==> flow/design.v <==
module project_euler_17(
  input clk,
  input reset,
  output reg [3:0] ones_digit,
  output reg [3:0] tens_digit,
  output reg [3:0] hundreds_digit,
  output reg [15:0] letter_count,
  output reg done
);
  integer next_ones_digit;
  integer next_tens_digit;
  integer next_hundreds_digit;
  integer letters;
  always @(posedge clk or posedge reset)
  begin
    if (reset) begin
      ones_digit <= 0;
      tens_digit <= 0;
      hundreds_digit <= 0;
      letter_count <= 0;
      done <= 0;
    end
    else if (!done) begin
      next_ones_digit = 0;
      next_tens_digit = 0;
      next_hundreds_digit = 0;
      letters = 0;
      next_tens_digit[3:0] = tens_digit;
      next_hundreds_digit[3:0] = hundreds_digit;
      if (ones_digit == 9) begin
        next_ones_digit = 0;
        if (tens_digit == 9) begin
          next_tens_digit = 0;
          if (hundreds_digit == 9) begin
            next_hundreds_digit = 0;
            letters += 11;  
            done <= 1;
          end
          else
            next_hundreds_digit[3:0] = hundreds_digit + 1;
        end
        else
          next_tens_digit[3:0] = tens_digit + 1;
      end
      else
        next_ones_digit[3:0] = ones_digit + 1;
      if (next_tens_digit != 1) begin
        case (next_ones_digit)
          1: letters += 3;  
          2: letters += 3;  
          3: letters += 5;  
          4: letters += 4;  
          5: letters += 4;  
          6: letters += 3;  
          7: letters += 5;  
          8: letters += 5;  
          9: letters += 4;  
        endcase
        case (next_tens_digit)
          2: letters += 6;  
          3: letters += 6;  
          4: letters += 5;  
          5: letters += 5;  
          6: letters += 5;  
          7: letters += 7;  
          8: letters += 6;  
          9: letters += 6;  
        endcase
      end
      else begin
        case (next_ones_digit)
          0: letters += 3;  
          1: letters += 6;  
          2: letters += 6;  
          3: letters += 8;  
          4: letters += 8;  
          5: letters += 7;  
          6: letters += 7;  
          7: letters += 9;  
          8: letters += 8;  
          9: letters += 8;  
        endcase
      end
      case (next_hundreds_digit)
        1: letters += 10;  
        2: letters += 10;  
        3: letters += 12;  
        4: letters += 11;  
        5: letters += 11;  
        6: letters += 10;  
        7: letters += 12;  
        8: letters += 12;  
        9: letters += 11;  
      endcase
      if (next_hundreds_digit > 0 && ((next_ones_digit > 0) || (next_tens_digit > 0)))
        letters += 3;  
      ones_digit <= next_ones_digit[3:0];
      tens_digit <= next_tens_digit[3:0];
      hundreds_digit <= next_hundreds_digit[3:0];
      letter_count <= letter_count + letters[15:0];
    end
  end
endmodule
[From RTL to reports: project_euler_17]
Tool output for the design above, in the order of the flow.
Line numbers count from 1 in the design file above.
Operators carry their Yosys type and port widths (W data, S select, Z words).
Cell names lack the library's common part.
A cell with n/a has no value.
Design
  top module: project_euler_17
  clock port: clk
  cell library: sky130hd
  timing corner: tt_025C_1v80

[Word level]
Yosys after proc, flatten, opt, wreduce and memory -nomap, before mapping. Memory bits, and registers merged into a memory's read port (data or address), are not among the register bits. Print and check cells are not counted. Equal cells are merged and count once.
Word-level totals
  input bits: 2
  output and inout port bits: 29
  flip-flop bits (word level): 29
  elaborated cells: 99
Cells by class
  equality and inequality tests: 30
  add/subtract/negate cells: 18
  multiplexer cells: 29
  reductions and logical operators: 14
  $lt $le $gt $ge: 3
Operators with widths (number)
  $eq A32 B3 Y1 const B: 12
  $eq A32 B2 Y1 const B: 6
  $eq A32 B4 Y1 const B: 6
  $pmux W16 S3: 3
  $mux W16: 8
  $add A16 B4 Y16 const B: 7
  $gt A32 B1 Y1 const B: 3
  $add A16 B5 Y16 const B: 5
  $pmux W16 S5: 1
  $eq A32 B1 Y1 const B: 2
  $mux W32: 2
  $mux W4: 10
  $add A16 B3 Y16 const B: 2
  $ne A32 B2 Y1 const B: 1
  $logic_not A32 Y1: 1
  $mux W28: 1
  $reduce_or A3 Y1: 7
  $add A16 B16 Y16: 1
  $add A4 B1 Y4 const B: 3
  $eq A4 B4 Y1 const B: 3
  $reduce_or A4 Y1: 2
  $reduce_or A2 Y1: 2
  $mux W1: 4
  $logic_and A1 B1 Y1: 1
  $logic_or A1 B1 Y1: 1

[Longest topological paths]
Depth = most cells in a row (Yosys ltp): at word level without a register or memory, in the mapped netlist without a sequential cell, where the memories' decode and read muxes count.
Logic depth
  depth in word-level cells: 20
  ABC_AREA: 0
  depth in mapped cells: 29

[Synthesis result]
Yosys stat after the flow's synthesis: flattened, memories mapped to cells. It holds for the ABC_AREA given above (unset counts as 0); a run with the other value may have another netlist.
Synthesis totals
  chip area (Yosys): 2909.0 um2
  cell count: 362
  flip-flop cells: 29
Cells by type
  dfrtp_1: number 29, area in all 725.696 um2
  ha_1: number 17, area in all 212.704 um2
  o21ai_0: number 28, area in all 140.134 um2
  xnor2_1: number 16, area in all 140.134 um2
  nand2_1: number 32, area in all 120.115 um2
  xor2_1: number 13, area in all 113.859 um2
  nor2_1: number 27, area in all 101.347 um2
  inv_1: number 23, area in all 86.333 um2
  a21oi_1: number 17, area in all 85.082 um2
  nor3_1: number 15, area in all 75.072 um2
  nand2b_1: number 10, area in all 62.56 um2
  nand4_1: number 8, area in all 50.048 um2
  nor3b_1: number 6, area in all 45.043 um2
  fa_1: number 2, area in all 40.038 um2
  and3_1: number 6, area in all 37.536 um2
  clkbuf_1: number 10, area in all 37.536 um2
  mux2_2: number 3, area in all 33.782 um2
  nor2b_1: number 5, area in all 31.28 um2
Not listed: further types 52, cells in them 95.

[Worst setup path after synthesis]
Path of least setup slack by OpenSTA after synthesis, without wires, with an ideal clock, recovery checks aside; 20% of the period is set as input and as output delay. Where synthesis merged equal registers, the netlist keeps one of their names.
Timing path post-synthesis
  path type: flip-flop to flip-flop
  from: register ones_digit[1]
  to: register letter_count[11]
  library setup time: 0.133 ns
  path buffers: 2
  required time: 9.867 ns
  arrival: 5.738 ns
  path delay: 5.871 ns
  setup slack: 4.129 ns
  stages: 30
  period: 10.0 ns
  synthesis period reached: 5.871 ns
"path delay" is the arrival time less input delay plus setup time.
"stages" counts driving pins, that of a launching flip-flop among them; a cell with two outputs on the path counts twice.
"synthesis period reached" = period - worst setup slack (recovery checks aside). The figure is calculated, with input and output delays left at 20% of the set period.
Between the ends stands the longest chain of elaborated cells between them, by number of cells; it is not shown to be the way that was timed. Of several equally long chains one is given.
A line is the first line of the expression or statement that the cell stems from. Yosys adds cells for indexed reads and writes and turns some case tables into memories.
Between the ends, post-synthesis
  cells stage by stage: dfrtp_1 buf_6 nand4bb_1 buf_4 nor4_2 nor2_1 nor3_1 fa_1 nand2_1 a211o_1 o22ai_1 nor2_1 a31o_2 inv_1 ha_1 nor2_1 nor3_1 o31ai_1 o41a_1 o221a_2 a311o_1 xor2_1 ha_1 inv_1 o21bai_1 a21oi_1 o21bai_1 a211oi_1 nor3b_1 xor2_1
  length of the longest elaborated chain: 19
Ends and longest elaborated chain, post-synthesis
  from (decl): line 4  | output reg [3:0] ones_digit,
  from (assign): line 17  | ones_digit <= 0;
  from (assign): line 97  | ones_digit <= next_ones_digit[3:0];
  $add A4 B1 Y4: line 46  | next_ones_digit[3:0] = ones_digit + 1;
  $mux W4: line 30  | if (ones_digit == 9) begin
  $mux W4: line 23  | else if (!done) begin
  $eq A32 B4 Y1: line 48  | case (next_ones_digit)
  $reduce_or A3 Y1
  $pmux W16 S3: line 48
  $mux W16: line 47  | if (next_tens_digit != 1) begin
  (+5 left out)
  $add A16 B5 Y16: line 93  | 9: letters += 11;
  $pmux W16 S3: line 84  | case (next_hundreds_digit)
  $mux W16: line 23
  $add A16 B3 Y16: line 96  | letters += 3;
  $mux W16: line 95  | if (next_hundreds_digit > 0 && ((next_ones_digit > 0) || (next_tens_digit > 0)))
  $mux W16: line 23
  $add A16 B16 Y16: line 100  | letter_count <= letter_count + letters[15:0];
  to (assign): line 20  | letter_count <= 0;
  to (assign): line 100
  to (decl): line 7  | output reg [15:0] letter_count,

[Timing after layout]
From the final timing report of flow run A: the path of least setup slack in the routed layout; clock arrival at registers is part of the times.
Timing path after layout
  path type: flip-flop to flip-flop
  from: register ones_digit[1]
  to: register letter_count[9]
  path buffers: 0
  setup slack: 2.52 ns
  required time: 9.76 ns
  library setup time: 0.12 ns
  stages: 28
  period: 9.58 ns
  arrival: 7.24 ns
Between the ends stands the longest chain of elaborated cells between them, by number of cells; it is not shown to be the way that was timed. Of several equally long chains one is given.
Between the ends, after layout
  cells stage by stage: dfrtp_1 nand4bb_1 nor4_2 nor2_1 nor3_1 fa_1 nand2_1 a211o_1 o22ai_1 nor2_1 a31o_2 inv_1 ha_1 nor2_1 nor3_1 o31ai_1 o41a_1 o221a_2 a311o_1 xor2_1 ha_1 inv_1 o21bai_1 a21oi_1 o21bai_1 a211oi_1 nor3b_1 xor2_1
  length of the longest elaborated chain: 19
Ends and longest elaborated chain, after layout
  from (decl): line 4  | output reg [3:0] ones_digit,
  from (assign): line 17  | ones_digit <= 0;
  from (assign): line 97  | ones_digit <= next_ones_digit[3:0];
  $add A4 B1 Y4: line 46  | next_ones_digit[3:0] = ones_digit + 1;
  $mux W4: line 30  | if (ones_digit == 9) begin
  $mux W4: line 23  | else if (!done) begin
  $eq A32 B4 Y1: line 48  | case (next_ones_digit)
  $reduce_or A3 Y1
  $pmux W16 S3: line 48
  $mux W16: line 47  | if (next_tens_digit != 1) begin
  (+5 left out)
  $add A16 B5 Y16: line 93  | 9: letters += 11;
  $pmux W16 S3: line 84  | case (next_hundreds_digit)
  $mux W16: line 23
  $add A16 B3 Y16: line 96  | letters += 3;
  $mux W16: line 95  | if (next_hundreds_digit > 0 && ((next_ones_digit > 0) || (next_tens_digit > 0)))
  $mux W16: line 23
  $add A16 B16 Y16: line 100  | letter_count <= letter_count + letters[15:0];
  to (assign): line 20  | letter_count <= 0;
  to (assign): line 100
  to (decl): line 7  | output reg [15:0] letter_count,

project_euler_17 through Yosys and OpenROAD on sky130hd: 2 stored runs, unordered, with their settings and measured results. The constraints put input and output delay at 20% of the set period each and load the outputs with 0.01 pF.
"worst setup path time (ns)" is the time allowed to the run's worst setup path (the clock period less input and output delay, where it has them) less its slack. Clock arrival times count: a late capture clock shortens it, a late launch clock lengthens it.
"finish__power__total" is the tool's figure for a default switching activity; nothing was simulated.

Flow files of flow run A
==> flow/run.sh <==
#!/bin/bash
# the make line also repeats the synthesis and layout settings of config.mk as NAME=value (left out here)
make -C /OpenROAD-flow-scripts/flow DESIGN_CONFIG=/design/flow/config.mk WORK_HOME=/design/flow/orfs CLKGATE_MAP_FILE= finish
==> flow/config.mk <==
export PLATFORM = sky130hd
export DESIGN_NAME = project_euler_17
export DESIGN_NICKNAME = project_euler_17
export VERILOG_FILES = /design/flow/design.v
export SDC_FILE = /design/flow/constraint.sdc
export NUM_CORES = 4
export LEC_CHECK = 0
export CAP_MARGIN = 20
export CELL_PAD_IN_SITES_DETAIL_PLACEMENT = 1
export CORE_ASPECT_RATIO = 1.67
export CORE_MARGIN = 2
export CORE_UTILIZATION = 48
export GPL_ROUTABILITY_DRIVEN = 1
export HOLD_SLACK_MARGIN = 0.07
export MAX_ROUTING_LAYER = met5
export PLACE_DENSITY_LB_ADDON = 0.05
export SETUP_SLACK_MARGIN = 1.73
export SLEW_MARGIN = 0
==> flow/constraint.sdc <==
create_clock -name core_clock -period 9.58 [get_ports {clk}]
set_input_delay 1.9160 -clock core_clock [delete_from_list [all_inputs] [get_ports {clk}]]
set_output_delay 1.9160 -clock core_clock [all_outputs]
set_load 0.01 [all_outputs]

report of flow run A
yosys chip area after synthesis (um^2): 2909.0
finish__design__die__area: 6719.5
finish__design__instance__area__stdcell: 3368.2
finish__design__instance__utilization: 0.5752
finish__timing__setup__ws: 2.516
finish__timing__setup__tns: 0.000
finish__power__total: 4.213e-04
worst setup path time (ns): 7.06
worst setup path kind: flip-flop to flip-flop

Flow files of flow run B
==> flow/run.sh <==
#!/bin/bash
# the make line also repeats the synthesis and layout settings of config.mk as NAME=value (left out here)
make -C /OpenROAD-flow-scripts/flow DESIGN_CONFIG=/design/flow/config.mk WORK_HOME=/design/flow/orfs CLKGATE_MAP_FILE= finish
==> flow/config.mk <==
export PLATFORM = sky130hd
export DESIGN_NAME = project_euler_17
export DESIGN_NICKNAME = project_euler_17
export VERILOG_FILES = /design/flow/design.v
export SDC_FILE = /design/flow/constraint.sdc
export NUM_CORES = 4
export LEC_CHECK = 0
export ABC_AREA = 1
export CAP_MARGIN = 10
export CELL_PAD_IN_SITES_DETAIL_PLACEMENT = 2
export CORE_MARGIN = 2
export CORE_UTILIZATION = 70
export CTS_CLUSTER_SIZE = 95
export GPL_ROUTABILITY_DRIVEN = 1
export HOLD_SLACK_MARGIN = 0.11
export MAX_ROUTING_LAYER = met4
export MIN_ROUTING_LAYER = met1
export PLACE_DENSITY_LB_ADDON = 0.09
export SLEW_MARGIN = 20
export TNS_END_PERCENT = 10
==> flow/constraint.sdc <==
create_clock -name core_clock -period 10.0 [get_ports {clk}]
set_input_delay 2.0000 -clock core_clock [delete_from_list [all_inputs] [get_ports {clk}]]
set_output_delay 2.0000 -clock core_clock [all_outputs]
set_load 0.01 [all_outputs]

report of flow run B: did not finish, place, DPL-0033
